==> flow/design.v <==
module register (r, rst, data, clk);
	output reg r;
	input rst,clk;
	input data;
    always @(posedge clk or negedge rst)
    begin
      if (rst==0)
	       begin
 	        r<=0;
         end
      else
        begin
          r<=data;
        end
    end
endmodule
module register3b (r, rst, data, clk);
	output reg [2:0] r;
	input rst,clk;
	input [2:0] data;
    always @(posedge clk or negedge rst)
    begin
      if (rst==0)
	       begin
 	        r[2:0]<= 3'b0;
         end
      else
        begin
          r[2:0]<=data[2:0];
        end
    end
endmodule
module register4b (r, rst, data, clk);
	output reg [3:0] r;
	input rst,clk;
	input [3:0] data;
   always @(posedge clk or negedge rst)
    begin
      if (rst==0)
	       begin
 	        r[3:0]<= 4'b0;
         end
      else
        begin
          r[3:0]<=data[3:0];
        end
    end
endmodule
module register32b (r, rst, data, clk);
	output reg [31:0] r;
	input rst,clk;
	input [31:0] data;
    always @(posedge clk or negedge rst)
    begin
      if (rst==0)
	       begin
 	        r[31:0]<= 32'b0;
         end
      else
        begin
          r[31:0]<=data[31:0];
        end
    end
endmodule
module ALU (alu_out, zero, funct, data1, data2);
	output zero;
	output reg [31:0] alu_out;
	input [31:0] data1,data2;
	input [2:0] funct;
assign zero=~(|alu_out);
always @(funct,data1,data2)
begin
  case (funct)
    3'b001: alu_out=data1+data2;
    3'B010: alu_out=data1-data2;
    3'b011: alu_out=data1&data2;
    3'b100:  alu_out=data1|data2;
    3'b101: alu_out=~data1;
    3'b110: alu_out=data1^data2;
    default:alu_out=32'b0;
  endcase
end
endmodule
module signextend (entrada,salida,tipo);
  input [27:0] entrada;
  input [1:0] tipo;
  output reg [31:0] salida;
  always @(entrada,tipo)   
  begin                    
    case (tipo)
      2'b00:   
			salida=entrada[16]?{15'b111111111111111,entrada[16:0]}:{15'b0,entrada[16:0]};
      2'b01:   
			salida=entrada[19]?{12'b111111111111,entrada[19:0]}:{12'b0,entrada[19:0]};
      2'b10:   
			salida=entrada[23]?{8'b11111111,entrada[23:0]}:{8'b0,entrada[23:0]};
      2'b11:   
			salida=entrada[27]?{4'b1111,entrada[27:0]}:{4'b0,entrada[27:0]};
    endcase
  end
endmodule
module decoder (mbs,negar,functout,RegWrite,MemtoReg,MemWrite,Branch,tipo,ALUsrc,opcode,functin);
input [2:0] functin;
input [3:0] opcode;
output reg RegWrite,MemtoReg,MemWrite,Branch,ALUsrc,mbs,negar;
output reg [2:0] functout;
output reg [1:0] tipo;
always @(opcode,functin)
begin
  case (opcode)
    4'b0000: begin
            RegWrite<=0;MemtoReg<=0;MemWrite<=0;Branch<=1;functout<=3'b010;tipo<=2'b00;ALUsrc<=0;mbs<=1;negar<=1;
          end
    4'b0001: begin
            RegWrite<=0;MemtoReg<=0;MemWrite<=0;Branch<=1;functout<=3'b010;tipo<=2'b00;ALUsrc<=0;mbs<=1;negar<=1;  
          end
    4'b0010: begin
            RegWrite<=0;MemtoReg<=0;MemWrite<=0;Branch<=1;functout<=3'b010;tipo<=2'b00;ALUsrc<=0;mbs<=1;negar<=0;  
          end
    4'b0011: begin
            RegWrite<=0;MemtoReg<=0;MemWrite<=0;Branch<=1;functout<=3'b010;tipo<=2'b00;ALUsrc<=0;mbs<=1;negar<=0;  
          end
    4'b0100: begin
            RegWrite<=0;MemtoReg<=0;MemWrite<=0;Branch<=1;functout<=3'b010;tipo<=2'b00;ALUsrc<=0;mbs<=0;negar<=1;
          end
    4'b0101: begin
            RegWrite<=0;MemtoReg<=0;MemWrite<=0;Branch<=1;functout<=3'b010;tipo<=2'b00;ALUsrc<=0;mbs<=0;negar<=1;
          end
    4'b0110: begin
            RegWrite<=0;MemtoReg<=0;MemWrite<=0;Branch<=1;functout<=3'b010;tipo<=2'b00;ALUsrc<=0;mbs<=0;negar<=0;
          end
    4'b0111: begin
            RegWrite<=0;MemtoReg<=0;MemWrite<=0;Branch<=1;functout<=3'b010;tipo<=2'b00;ALUsrc<=0;mbs<=0;negar<=0;
          end
    4'b1000: begin
            RegWrite<=1;MemtoReg<=0;MemWrite<=0;Branch<=0;functout<=functin;tipo<=2'b00;ALUsrc<=0;mbs<=0;negar<=0;
          end 
    4'b1001: begin
            RegWrite<=1;MemtoReg<=0;MemWrite<=0;Branch<=0;functout<=functin;tipo<=2'b00;ALUsrc<=1;mbs<=0;negar<=0;
          end
    4'b1010: begin
            RegWrite<=1;MemtoReg<=1;MemWrite<=0;Branch<=0;functout<=3'b001;tipo<=2'b00;ALUsrc<=1;mbs<=0;negar<=0;
          end
    4'b1011: begin
            RegWrite<=0;MemtoReg<=0;MemWrite<=1;Branch<=0;functout<=3'b001;tipo<=2'b00;ALUsrc<=1;mbs<=0;negar<=0;
          end
    4'b1100: begin
            RegWrite<=0;MemtoReg<=0;MemWrite<=0;Branch<=0;functout<=3'b000;tipo<=2'b00;ALUsrc<=1;mbs<=0;negar<=0;
          end
    4'b1101: begin
            RegWrite<=0;MemtoReg<=0;MemWrite<=0;Branch<=0;functout<=3'b000;tipo<=2'b00;ALUsrc<=1;mbs<=0;negar<=0;
          end
    4'b1110: begin
            RegWrite<=0;MemtoReg<=0;MemWrite<=0;Branch<=1;functout<=3'b001;tipo<=2'b01;ALUsrc<=1;mbs<=0;negar<=0;  
          end
    4'b1111: begin
            RegWrite<=0;MemtoReg<=0;MemWrite<=0;Branch<=1;functout<=3'b001;tipo<=2'b10;ALUsrc<=0;mbs<=0;negar<=0;  
          end
  endcase    
end
endmodule
module bancoreg (addrr, addrw, write, datain, dataout,rst,clk);    
	input [3:0] addrr,addrw;
	input write,rst,clk;
	input [31:0] datain;
	output reg [31:0] dataout;
	reg [511:0] memo;
	 always @(posedge clk or negedge rst)
	   begin
	     if (rst==0)
	       memo <= 512'b0;
	     else if (write==1)
	       memo[addrw*32 +: 32] <= datain[31:0];
	   end
	 always @(posedge clk)
	   begin
	     if (rst==1)
	       dataout[31:0] <= (write==1 && addrw==addrr) ? datain[31:0] : memo[addrr*32 +: 32];
	   end
endmodule
module IF (PCout,PCin);  
  input [31:0] PCin;
  output reg [31:0] PCout; 
  always @(PCin)
  begin
    PCout=PCin+1;
  end
endmodule
module ID (mbs,negar,jump,dato1,dato2,destinoWrOut,inm_ext,RegWriteout,MemtoReg,MemWrite,Branch,ALUsrc,funct,PCout,Instruccion,PCin,RegWritein,dataWr,destinoWrIn,rst,clk);
  input RegWritein,rst,clk;
  input [3:0] destinoWrIn;
  input [31:0] Instruccion,PCin,dataWr;
  output [31:0] dato1,dato2,inm_ext,PCout;
  output [3:0] destinoWrOut;
  output RegWriteout,MemtoReg,MemWrite,Branch,ALUsrc,mbs,negar;
  output jump;  
  output [2:0] funct;
  wire [1:0] tipo;
  decoder decodificador (
  .mbs(mbs),
  .negar(negar),
  .functout(funct),
  .RegWrite(RegWriteout),
  .MemtoReg(MemtoReg),
  .MemWrite(MemWrite),
  .Branch(Branch),
  .tipo(tipo),
  .ALUsrc(ALUsrc),
  .opcode(Instruccion[31:28]),
  .functin(Instruccion[19:17]));
  bancoreg rs (
  .addrr((Instruccion[31:28]==4'b1110)?Instruccion[27:24]:Instruccion[23:20]), 
  .addrw(destinoWrIn), 
  .write(RegWritein), 
  .datain(dataWr), 
  .dataout(dato1),
  .rst(rst),
  .clk(clk));
  bancoreg rt (
  .addrr(((Instruccion[31:28]==4'b1011)||(~Instruccion[31]))?Instruccion[27:24]:Instruccion[16:13]),
  .addrw(destinoWrIn), 
  .write(RegWritein), 
  .datain(dataWr), 
  .dataout(dato2),
  .rst(rst),
  .clk(clk));
  signextend extensor (
  .entrada(Instruccion[27:0]),
  .salida(inm_ext),
  .tipo(tipo));
  assign jump=Instruccion[31];  
  assign destinoWrOut=Instruccion[27:24];
  assign PCout=PCin;
endmodule
module EX (PCout,dataWrMem,destinoWrOut,zeroOut,alu_out,RegWriteOut,MemtoRegOut,MemWriteOut,BranchOut,RegWriteIn,MemtoRegIn,MemWriteIn,BranchIn,funct,ALUsrc,dato1,dato2,destinoWrIn,inm_ext,jump,negar,mbs,PCin);
input [31:0] dato1,dato2,inm_ext,PCin;
input [3:0] destinoWrIn;
output [3:0] destinoWrOut; 
input negar,mbs,jump,RegWriteIn,MemtoRegIn,MemWriteIn,BranchIn,ALUsrc;
input [2:0] funct;
output RegWriteOut,MemtoRegOut,MemWriteOut,BranchOut;
output zeroOut;
output [31:0] alu_out,dataWrMem,PCout;
wire zero;
ALU alu (
.alu_out(alu_out), 
.zero(zero), 
.funct(funct), 
.data1(MemWriteIn?dato2:dato1), 
.data2(ALUsrc?inm_ext:dato2));
assign PCout=jump?(ALUsrc?(dato1+inm_ext):inm_ext):(PCin+inm_ext);  
assign dataWrMem=dato1;  
assign RegWriteOut=RegWriteIn;
assign MemtoRegOut=MemtoRegIn;
assign MemWriteOut=MemWriteIn;
assign BranchOut=BranchIn;
assign destinoWrOut=destinoWrIn;
assign zeroOut=mbs?(zero?~zero:(negar?~mbs:mbs)):(negar?~zero:zero);
endmodule
module MEM (PCout,alu_outWB,PCsrc,RegWriteOut,MemtoRegOut,destinoWrOut,zero,alu_outMEM,destinoWrIn,RegWriteIn,MemtoRegIn,BranchIn,PCin,jump);
  input jump,zero,RegWriteIn,MemtoRegIn,BranchIn;
  input [31:0] alu_outMEM,PCin;
  input [3:0] destinoWrIn;
  output RegWriteOut,MemtoRegOut,PCsrc;
  output [3:0] destinoWrOut;
  output [31:0] PCout,alu_outWB;
  assign alu_outWB=alu_outMEM;
  assign PCout=jump?alu_outMEM:PCin;
  assign PCsrc=jump?BranchIn:(BranchIn&zero);
  assign RegWriteOut=RegWriteIn;
  assign MemtoRegOut=MemtoRegIn;
  assign destinoWrOut=destinoWrIn;
endmodule
module WB (RegWriteOut,destinoWrOut,res,data_mem,alu_out,destinoWrIn,RegWriteIn,MemtoRegIn);
  input [31:0] alu_out,data_mem;
  input RegWriteIn,MemtoRegIn;
  input [3:0] destinoWrIn;
  output RegWriteOut;
  output [31:0] res;
  output [3:0] destinoWrOut;
  assign RegWriteOut=RegWriteIn;
  assign destinoWrOut=destinoWrIn;
  assign res=MemtoRegIn?data_mem:alu_out;
endmodule
module RISC (destinoWrWB,escribir,PCsrc,result,PCoutMEM,NReset,clk,alu_outMEM,WriteDataInMEM,datoMemOut,InstruccionIn,PCinIF,MemWriteInMEM);
  input [31:0] datoMemOut,InstruccionIn;
  input NReset,clk;
  output escribir,PCsrc,MemWriteInMEM;
  output [3:0] destinoWrWB;
  output [31:0] result,PCoutMEM,alu_outMEM,PCinIF,WriteDataInMEM;
  wire [31:0] InstruccionIn,PCoutIF,PCinIF;
  wire [31:0] InstruccionOut,inm_extID,PCinID,PCoutID;
  wire [3:0] destinoWrOutID;
  wire mbsID,negarID,jumpID,RegWriteoutID,MemtoRegID,MemWriteID,BranchID,ALUsrcID;
  wire [2:0] functID;
  wire [31:0] dato1EX,dato2EX,inm_extEX,PCinEX,PCoutEX,dataWrMemEX,alu_outEX;
  wire [3:0] destinoWrInEX,destinoWrOutEX;
  wire [2:0] functEX;
  wire RegWriteOutEX,RegWriteInEX,MemtoRegOutEX,MemtoRegInEX,MemWriteOutEX,MemWriteInEX,BranchOutEX,BranchInEX,ALUsrcEX,zeroEX,jumpEX,negarEX,mbsEX;
  wire BranchInMEM,jumpMEM,zeroMEM,MemWriteInMEM,MemWriteOutMEM,RegWriteInMEM,RegWriteOutMEM,MemtoRegInMEM,MemtoRegOutMEM;
  wire [3:0] destinoWrInMEM,destinoWrOutMEM;
  wire [31:0] datoMemOut,PCinMEM,WriteDataInMEM,alu_outWB1;
  wire [31:0] data_mem,alu_outWB2;
  wire [3:0] destinoWrInWB;
  wire RegWriteInWB,MemtoRegInWB;
  IF IF (
  .PCout(PCoutIF),
  .PCin(PCinIF));
  ID ID (
  .mbs(mbsID),
  .negar(negarID),
  .jump(jumpID),
  .dato1(dato1EX),
  .dato2(dato2EX),
  .destinoWrOut(destinoWrOutID),
  .inm_ext(inm_extID),
  .RegWriteout(RegWriteoutID),
  .MemtoReg(MemtoRegID),
  .MemWrite(MemWriteID),
  .Branch(BranchID),
  .ALUsrc(ALUsrcID),
  .funct(functID),
  .PCout(PCoutID),
  .Instruccion(InstruccionOut),
  .PCin(PCinID),
  .RegWritein(escribir),
  .dataWr(result),
  .destinoWrIn(destinoWrWB),
  .rst(NReset),
  .clk(clk));
  EX EX (
  .PCout(PCoutEX),
  .dataWrMem(dataWrMemEX),
  .destinoWrOut(destinoWrOutEX),
  .zeroOut(zeroEX),
  .alu_out(alu_outEX),
  .RegWriteOut(RegWriteOutEX),
  .MemtoRegOut(MemtoRegOutEX),
  .MemWriteOut(MemWriteOutEX),
  .BranchOut(BranchOutEX),
  .RegWriteIn(RegWriteInEX),
  .MemtoRegIn(MemtoRegInEX),
  .MemWriteIn(MemWriteInEX),
  .BranchIn(BranchInEX),
  .funct(functEX),
  .ALUsrc(ALUsrcEX),
  .dato1(dato1EX),
  .dato2(dato2EX),
  .destinoWrIn(destinoWrInEX),
  .inm_ext(inm_extEX),
  .jump(jumpEX),
  .negar(negarEX),
  .mbs(mbsEX),
  .PCin(PCinEX));
  MEM MEM(
  .PCout(PCoutMEM),
  .alu_outWB(alu_outWB1),
  .PCsrc(PCsrc),
  .RegWriteOut(RegWriteOutMEM),
  .MemtoRegOut(MemtoRegOutMEM),
  .destinoWrOut(destinoWrOutMEM),
  .zero(zeroMEM),
  .alu_outMEM(alu_outMEM),
  .destinoWrIn(destinoWrInMEM),
  .RegWriteIn(RegWriteInMEM),
  .MemtoRegIn(MemtoRegInMEM),
  .BranchIn(BranchInMEM),
  .PCin(PCinMEM),
  .jump(jumpMEM));
  WB WB(
  .RegWriteOut(escribir),
  .destinoWrOut(destinoWrWB),
  .res(result),
  .data_mem(data_mem),
  .alu_out(alu_outWB2),
  .destinoWrIn(destinoWrInWB),
  .RegWriteIn(RegWriteInWB),
  .MemtoRegIn(MemtoRegInWB));
  register32b regPC_IFtoIF(
  .r(PCinIF), 
  .rst(NReset),
  .data(PCsrc?PCoutMEM:PCoutIF), 
  .clk(clk));
  register32b regPC_IFtoID(
  .r(PCinID), 
  .rst(NReset),
  .data(PCoutIF), 
  .clk(clk));
  register32b regInstr_IFtoID(
  .r(InstruccionOut), 
  .rst(NReset),
  .data(InstruccionIn), 
  .clk(clk));
  register4b regdestinoWr_IDtoEX(
  .r(destinoWrInEX), 
  .rst(NReset),
  .data(destinoWrOutID), 
  .clk(clk));
  register32b regInmediato_IDtoEX(
  .r(inm_extEX), 
  .rst(NReset),
  .data(inm_extID), 
  .clk(clk));
  register32b regPC_IDtoEX(
  .r(PCinEX), 
  .rst(NReset),
  .data(PCoutID), 
  .clk(clk));
  register regmbs_IDtoEX(
  .r(mbsEX), 
  .rst(NReset),
  .data(mbsID), 
  .clk(clk));
  register regnegar_IDtoEX(
  .r(negarEX), 
  .rst(NReset),
  .data(negarID), 
  .clk(clk));
  register regjump_IDtoEX(
  .r(jumpEX), 
  .rst(NReset),
  .data(jumpID), 
  .clk(clk));
  register regRegWrite_IDtoEX(
  .r(RegWriteInEX), 
  .rst(NReset),
  .data(RegWriteoutID), 
  .clk(clk));
  register regMemtoReg_IDtoEX(
  .r(MemtoRegInEX), 
  .rst(NReset),
  .data(MemtoRegID), 
  .clk(clk));
  register regMemWrite_IDtoEX(
  .r(MemWriteInEX), 
  .rst(NReset),
  .data(MemWriteID), 
  .clk(clk));
  register regBranch_IDtoEX(
  .r(BranchInEX), 
  .rst(NReset),
  .data(BranchID), 
  .clk(clk));
  register regALUsrc_IDtoEX(
  .r(ALUsrcEX), 
  .rst(NReset),
  .data(ALUsrcID), 
  .clk(clk));
  register3b regfunct_IDtoEX(
  .r(functEX), 
  .rst(NReset),
  .data(functID), 
  .clk(clk));
  register32b regPC_EXtoMEM(
  .r(PCinMEM), 
  .rst(NReset),
  .data(PCoutEX), 
  .clk(clk));
  register32b regdataWrMem_EXtoMEM(
  .r(WriteDataInMEM), 
  .rst(NReset),
  .data(dataWrMemEX), 
  .clk(clk));
  register4b regdestinoWr_EXtoMEM(
  .r(destinoWrInMEM), 
  .rst(NReset),
  .data(destinoWrOutEX), 
  .clk(clk));
  register regJump_EXtoMEM(
  .r(jumpMEM), 
  .rst(NReset),
  .data(jumpEX), 
  .clk(clk));
  register regzero_EXtoMEM(
  .r(zeroMEM), 
  .rst(NReset),
  .data(zeroEX), 
  .clk(clk));
  register regRegWrite_EXtoMEM(
  .r(RegWriteInMEM), 
  .rst(NReset),
  .data(RegWriteOutEX), 
  .clk(clk));
  register regMemtoReg_EXtoMEM(
  .r(MemtoRegInMEM), 
  .rst(NReset),
  .data(MemtoRegOutEX), 
  .clk(clk));
  register regMemWrite_EXtoMEM(
  .r(MemWriteInMEM), 
  .rst(NReset),
  .data(MemWriteOutEX), 
  .clk(clk));
  register regBranch_EXtoMEM(
  .r(BranchInMEM), 
  .rst(NReset),
  .data(BranchOutEX), 
  .clk(clk));
  register32b regalu_out_EXtoMEM(
  .r(alu_outMEM), 
  .rst(NReset),
  .data(alu_outEX), 
  .clk(clk));
  register32b regALU_out_MEMtoWB(
  .r(alu_outWB2), 
  .rst(NReset),
  .data(alu_outWB1), 
  .clk(clk));
  register32b regData_mem_out_MEMtoWB(
  .r(data_mem), 
  .rst(NReset),
  .data(datoMemOut), 
  .clk(clk));
  register regRegWrite_MEMtoWB(
  .r(RegWriteInWB), 
  .rst(NReset),
  .data(RegWriteOutMEM), 
  .clk(clk));
  register regMemtoReg_MEMtoWB(
  .r(MemtoRegInWB), 
  .rst(NReset),
  .data(MemtoRegOutMEM), 
  .clk(clk));
  register4b regdestinoWr_MEMtoWB(
  .r(destinoWrInWB), 
  .rst(NReset),
  .data(destinoWrOutMEM), 
  .clk(clk));
endmodule
# Tool chain data of RISC
# The steps from the RTL of RISC to its reports follow in flow order.
# Line numbers count from 1 in the design file above.
# Not given: --
[inputs]
top_module = "RISC"
clock = "clk"
lib = "sky130hd"
corner = "tt_025C_1v80"

# After elaboration
# Source: Yosys, flattened and elaborated, memories not mapped. Widths are those after wreduce; folded enables and synchronous resets count as part of the registers. Registers that Yosys merges into a memory's read port (data or address) are not register bits. Print and check cells do not count. Equal cells are merged and count once.
[op_classes]
add_sub_neg = 6
eq_ne = 26
shifts = 4
mux = 31
logic = 13
reduce_and_logical = 23
[op_table]
columns = ["cell", "count"]
rows = [
  ["512-bit by 10-bit indexed select with 32-bit output", 2],
  ["512-bit AND", 2],
  ["512-bit OR", 2],
  ["32-bit by 33-bit variable shift with 512-bit output", 1],
  ["32-bit by 33-bit variable shift with 512-bit output (first input constant)", 1],
  ["512-bit NOT", 1],
  ["32-bit two-way mux", 13],
  ["32-bit parallel mux with 6-bit select", 1],
  ["32-bit parallel mux with 4-bit select", 1],
  ["32-bit adder", 3],
  ["9-bit negator with 33-bit output", 1],
  ["32-bit by 1-bit adder with 32-bit output (second input constant)", 1],
  ["32-bit subtractor", 1],
  ["32-bit AND", 1],
  ["32-bit OR", 1],
  ["32-bit XOR", 1],
  ["32-bit NOT", 1],
  ["32-bit OR reduction", 1],
  ["4-bit equality test (second input constant)", 8],
  ["15-bit OR reduction", 2],
  ["12-bit OR reduction", 2],
  ["10-bit OR reduction", 2],
  ["4-bit by 3-bit equality test with 1-bit output (second input constant)", 4],
  ["14-bit OR reduction", 1],
  ["1-bit parallel mux with 2-bit select", 7],
  ["13-bit OR reduction", 1],
  ["4-bit OR reduction", 3],
  ["6-bit OR reduction", 2],
]
# Not listed: further kinds 21, cells in them 36.
[bits]
register_bits = 1439
input_bits = 66
output_inout_bits = 167
wordCells = 137

# Depth
# Yosys ltp: most cells in a row. Word level: on the elaborated netlist, between registers, memories and ports. Mapped: between sequential cells and ports; inverters and the memories' decode and read muxes count.
[logic_depth]
ltp_word = 7
ABC_AREA = 0
mapped_depth = 25
mapped_depth_nobuf = 21

# Netlist
# Yosys stat after the flow's synthesis: flattened, memories mapped to cells. It holds for the ABC_AREA given above (unset counts as 0); a run with the other value may have another netlist.
[mapped]
mapped_cells = 6279
yosys_area_um2 = 66045.8
seq_area_um2 = 36229.7
flip_flops = 1435
buf_cells = 497
[types]
columns = ["type", "count", "type_area_um2"]
rows = [
  ["sky130_fd_sc_hd__dfrtp_1", 1371, 3.43E+04],
  ["sky130_fd_sc_hd__a21oi_1", 1153, 5.77E+03],
  ["sky130_fd_sc_hd__mux4_2", 256, 5765.53],
  ["sky130_fd_sc_hd__nor2_1", 1233, 4.63E+03],
  ["sky130_fd_sc_hd__ha_1", 161, 2.01E+03],
  ["sky130_fd_sc_hd__edfxtp_1", 64, 1.92E+03],
  ["sky130_fd_sc_hd__clkbuf_1", 428, 1.61E+03],
  ["sky130_fd_sc_hd__nand2_1", 310, 1.16E+03],
  ["sky130_fd_sc_hd__mux2i_1", 93, 930.893],
  ["sky130_fd_sc_hd__xnor2_1", 90, 788.256],
  ["sky130_fd_sc_hd__nand3_1", 131, 655.629],
  ["sky130_fd_sc_hd__mux2_2", 52, 585.562],
  ["sky130_fd_sc_hd__o21ai_0", 116, 580.557],
  ["sky130_fd_sc_hd__inv_1", 145, 544.272],
  ["sky130_fd_sc_hd__a21o_1", 64, 480.461],
  ["sky130_fd_sc_hd__xor2_1", 47, 411.645],
  ["sky130_fd_sc_hd__a211oi_1", 49, 367.853],
  ["sky130_fd_sc_hd__a311oi_1", 37, 324.061],
]
# Other cell types: 63; their cells: 479.
# By module: a second synthesis without flattening, with its own total; a netlist apart from the flattened one above.
[unflattened]
cells_unflattened = 5233
hier_area_um2 = 69855.7
# Each row is one instance without its submodules.
[by_module]
columns = ["mod", "n_inst", "cells", "area_um2", "mod_seq_area_um2"]
rows = [
  ["bancoreg", 2, 1594, 24075.6, 13773.2],
  ["register32b", 10, 32, 800.8, 800.8],
  ["EX", 1, 655, 4802.1, 0.0],
  ["ALU", 1, 663, 4514.3, 0.0],
  ["MEM", 1, 75, 833.3, 0.0],
  ["IF", 1, 96, 684.4, 0.0],
  ["WB", 1, 41, 581.8, 0.0],
  ["RISC", 1, 36, 544.3, 0.0],
  ["ID", 1, 60, 466.7, 0.0],
  ["register", 16, 1, 25.0, 25.0],
  ["signextend", 1, 43, 366.6, 0.0],
  ["register4b", 3, 4, 100.1, 100.1],
  ["decoder", 1, 25, 127.6, 0.0],
  ["register3b", 1, 3, 75.1, 75.1],
]

# Timing after synthesis
# OpenSTA on the mapped netlist: ideal clock, no wires. The path of least setup slack (recovery checks aside). Input and output delay are each 20% of the period. Register names are those of the netlist, which keeps one name where synthesis merged equal registers.
[synth_timing]
path_type = "flip-flop to flip-flop"
startpoint = "register regALUsrc_IDtoEX.r"
endpoint = "register regzero_EXtoMEM.r"
tclk_ns = 8.0
setup_ns = 0.124
launch_ns = 0.000
t_arrival_ns = 5.155
t_required_ns = 7.876
path_slack_ns = 2.722
delay_ns = 5.279
driving_pins = 26
path_buffers = 4
synth_period_reached_ns = 5.278
# "delay_ns" = arrival - input delay + setup time.
# "driving_pins": output pins that drive a net of the path, with the launching flip-flop's if there is one; two outputs of one cell count as two.
# "synth_period_reached_ns" is the clock period less the worst setup slack; recovery checks do not enter. This is arithmetic on one report: input and output delays are still those of the set period (20% each).
# Between the ends stands the longest chain of elaborated cells between them, by number of cells; it is not shown to be the way that was timed. Of several equally long chains one is given.
# A line is the first line of the expression or statement that the cell stems from. Yosys adds cells for indexed reads and writes and turns some case tables into memories.
[synth_via]
path_cell_list = "sky130_fd_sc_hd__dfrtp_1 > sky130_fd_sc_hd__clkbuf_1 > sky130_fd_sc_hd__buf_4 > sky130_fd_sc_hd__mux2i_1 > sky130_fd_sc_hd__inv_2 > sky130_fd_sc_hd__nor2_1 > sky130_fd_sc_hd__nand3_1 > sky130_fd_sc_hd__nor3_1 > sky130_fd_sc_hd__and4_1 > sky130_fd_sc_hd__clkbuf_1 > sky130_fd_sc_hd__a21oi_1 > sky130_fd_sc_hd__xnor2_1 > sky130_fd_sc_hd__ha_1 > sky130_fd_sc_hd__clkbuf_1 > sky130_fd_sc_hd__and3_1 > sky130_fd_sc_hd__and2_1 > sky130_fd_sc_hd__a222oi_1 > sky130_fd_sc_hd__nor3_1 > sky130_fd_sc_hd__a311oi_1 > sky130_fd_sc_hd__nand2_1 > sky130_fd_sc_hd__nor4_1 > sky130_fd_sc_hd__nand4b_1 > sky130_fd_sc_hd__or4b_1 > sky130_fd_sc_hd__nor3_2 > sky130_fd_sc_hd__mux2i_1 > sky130_fd_sc_hd__nor3_2"
elab_chain_cells = 7
cone_cells = 12
cone_lines = 9
classes_between = "add/sub (2); mux (5); logic (4); reduce/logical (1)"
[synth_rtl]
columns = ["item", "line_no", "text"]
rows = [
  ["from (decl)", 2, "output reg r;"],
  ["from (assign)", 9, "r<=0;"],
  ["from (assign)", 13, "r<=data;"],
  ["32-bit two-way mux", 250, ".data2(ALUsrc?inm_ext:dato2));"],
  ["32-bit subtractor", 75, "3'B010: alu_out=data1-data2;"],
  ["32-bit parallel mux with 6-bit select", 73, "case (funct)"],
  ["32-bit OR reduction", 70, "assign zero=~(|alu_out);"],
  ["1-bit NOT", 70, ""],
  ["1-bit two-way mux (2 in a row)", 258, "assign zeroOut=mbs?(zero?~zero:(negar?~mbs:mbs)):(negar?~zero:zero);"],
  ["to (assign)", 9, ""],
  ["to (assign)", 13, ""],
  ["to (decl)", 2, ""],
]
# Nets of the timed path that keep an RTL name, with a line that drives or declares them; the list need not be complete.
[synth_named_nets]
columns = ["signal", "line_no"]
rows = [
  ["EX.alu.alu_out[26]", 73],
]

# Timing after layout
# From the final timing report of run C: the path of least setup slack in the routed layout; clock arrival at registers is part of the times.
[layout_timing]
path_type = "flip-flop to flip-flop"
startpoint = "register regfunct_IDtoEX.r[1]"
endpoint = "register regzero_EXtoMEM.r"
tclk_ns = 4.85
setup_ns = 0.11
launch_ns = 0.78
t_arrival_ns = 6.17
t_required_ns = 5.53
path_slack_ns = -0.65
driving_pins = 20
path_buffers = 4
# Between the ends stands the longest chain of elaborated cells between them, by number of cells; it is not shown to be the way that was timed. Of several equally long chains one is given.
[layout_via]
path_cell_list = "sky130_fd_sc_hd__dfrtp_1 > sky130_fd_sc_hd__clkbuf_4 > sky130_fd_sc_hd__buf_6 > sky130_fd_sc_hd__buf_6 > sky130_fd_sc_hd__and3_4 > sky130_fd_sc_hd__clkbuf_8 > sky130_fd_sc_hd__o21ai_1 > sky130_fd_sc_hd__fa_2 > sky130_fd_sc_hd__a211o_1 > sky130_fd_sc_hd__and3_1 > sky130_fd_sc_hd__o2111ai_1 > sky130_fd_sc_hd__nand4_1 > sky130_fd_sc_hd__or4_4 > sky130_fd_sc_hd__nor4_2 > sky130_fd_sc_hd__and4bb_2 > sky130_fd_sc_hd__nand4b_1 > sky130_fd_sc_hd__or4b_4 > sky130_fd_sc_hd__nor3_4 > sky130_fd_sc_hd__mux2i_1 > sky130_fd_sc_hd__nor3_2"
elab_chain_cells = 6
cone_cells = 12
cone_lines = 3
classes_between = "eq/ne (6); mux (4); logic (1); reduce/logical (1)"
[layout_rtl]
columns = ["item", "line_no", "text"]
rows = [
  ["from (decl)", 18, "output reg [2:0] r;"],
  ["from (assign)", 25, "r[2:0]<= 3'b0;"],
  ["from (assign)", 29, "r[2:0]<=data[2:0];"],
  ["3-bit equality test", 73, "case (funct)"],
  ["32-bit parallel mux with 6-bit select", 73, ""],
  ["32-bit OR reduction", 70, "assign zero=~(|alu_out);"],
  ["1-bit NOT", 70, ""],
  ["1-bit two-way mux (2 in a row)", 258, "assign zeroOut=mbs?(zero?~zero:(negar?~mbs:mbs)):(negar?~zero:zero);"],
  ["to (assign)", 9, "r<=0;"],
  ["to (assign)", 13, "r<=data;"],
  ["to (decl)", 2, "output reg r;"],
]
# Nets of the timed path that keep an RTL name, with a line that drives or declares them; the list need not be complete.
[layout_named_nets]
columns = ["signal", "line_no"]
rows = [
  ["EX.alu.alu_out[6]", 73],
]

# Measured results for RISC: 5 stored runs of the Yosys and OpenROAD flow on sky130hd. The settings differ; the order carries no meaning. The constraints put input and output delay at 20% of the set period each and load the outputs with 0.01 pF.
# "clock_period_reached_ns" is the run's clock period less its worst setup slack. It is reckoned from that one timing run; input and output delays stay at 20% of the period that was set.
# "worst_path_ns": the worst setup path's part of the clock period (all of it between registers, 20% less for each end at a port) less its slack. A launch clock that arrives late makes it longer, a capture clock that arrives late makes it shorter.

[[run]]
name = "run A"
[run.settings]
ABC_AREA = 1
CAP_MARGIN = 40
CELL_PAD_IN_SITES_DETAIL_PLACEMENT = 0
CORE_MARGIN = 4
CORE_UTILIZATION = 46
CTS_CLUSTER_DIAMETER = 365
GPL_ROUTABILITY_DRIVEN = 1
GPL_TIMING_DRIVEN = 0
MAX_ROUTING_LAYER = "met5"
MIN_ROUTING_LAYER = "met2"
SETUP_SLACK_MARGIN = -0.2
SLEW_MARGIN = 0
period_ns = 7.82
[run.results]
outcome = "no results, routing failed with GRT-0116"

[[run]]
name = "run B"
[run.settings]
ABC_AREA = 1
CAP_MARGIN = 40
CELL_PAD_IN_SITES_DETAIL_PLACEMENT = 0
CORE_ASPECT_RATIO = 0.63
CORE_MARGIN = 4
CORE_UTILIZATION = 46
CTS_CLUSTER_DIAMETER = 365
GPL_ROUTABILITY_DRIVEN = 1
GPL_TIMING_DRIVEN = 0
MAX_ROUTING_LAYER = "met5"
MIN_ROUTING_LAYER = "met2"
SETUP_SLACK_MARGIN = -0.2
SLEW_MARGIN = 25
period_ns = 3.95
[run.results]
outcome = "no results, routing failed with GRT-0116"

[[run]]
name = "run C"
[run.settings]
CELL_PAD_IN_SITES_GLOBAL_PLACEMENT = 3
CORE_MARGIN = 10
CORE_UTILIZATION = 48
CTS_CLUSTER_SIZE = 68
GPL_TIMING_DRIVEN = 0
HOLD_SLACK_MARGIN = 0.23
PLACE_DENSITY = 0.46
period_ns = 4.85
CAP_MARGIN = 20
SLEW_MARGIN = 20
[run.results]
stdcell_area_um2 = 78581.6
fin_ws_ns = -0.647
die_area_um2 = 152834.0
worst_path_ns = 5.50
worst_path_kind = "flip-flop to flip-flop"
synthArea_um2 = 66045.8
clock_period_reached_ns = 5.497

[[run]]
name = "run D"
[run.settings]
ABC_AREA = 1
CAP_MARGIN = 20
CELL_PAD_IN_SITES_DETAIL_PLACEMENT = 0
CORE_ASPECT_RATIO = 0.63
CORE_MARGIN = 4
CORE_UTILIZATION = 31
CTS_CLUSTER_DIAMETER = 172
GPL_ROUTABILITY_DRIVEN = 1
GPL_TIMING_DRIVEN = 0
MAX_ROUTING_LAYER = "met5"
MIN_ROUTING_LAYER = "met2"
SETUP_SLACK_MARGIN = -0.4
SLEW_MARGIN = 25
period_ns = 4.69
[run.results]
outcome = "no results, routing failed with GRT-0116"

[[run]]
name = "run E"
[run.settings]
CAP_MARGIN = 30
CELL_PAD_IN_SITES_DETAIL_PLACEMENT = 0
CORE_UTILIZATION = 46
CTS_CLUSTER_DIAMETER = 365
GPL_ROUTABILITY_DRIVEN = 0
MAX_ROUTING_LAYER = "met5"
MIN_ROUTING_LAYER = "met1"
SETUP_SLACK_MARGIN = 1.19
SLEW_MARGIN = 0
period_ns = 7.82
CORE_MARGIN = 2
[run.results]
synthArea_um2 = 66045.8
fin_ws_ns = 1.541
worst_path_ns = 6.28
worst_path_kind = "flip-flop to flip-flop"
stdcell_area_um2 = 75819.0
clock_period_reached_ns = 6.279
die_area_um2 = 146624.0
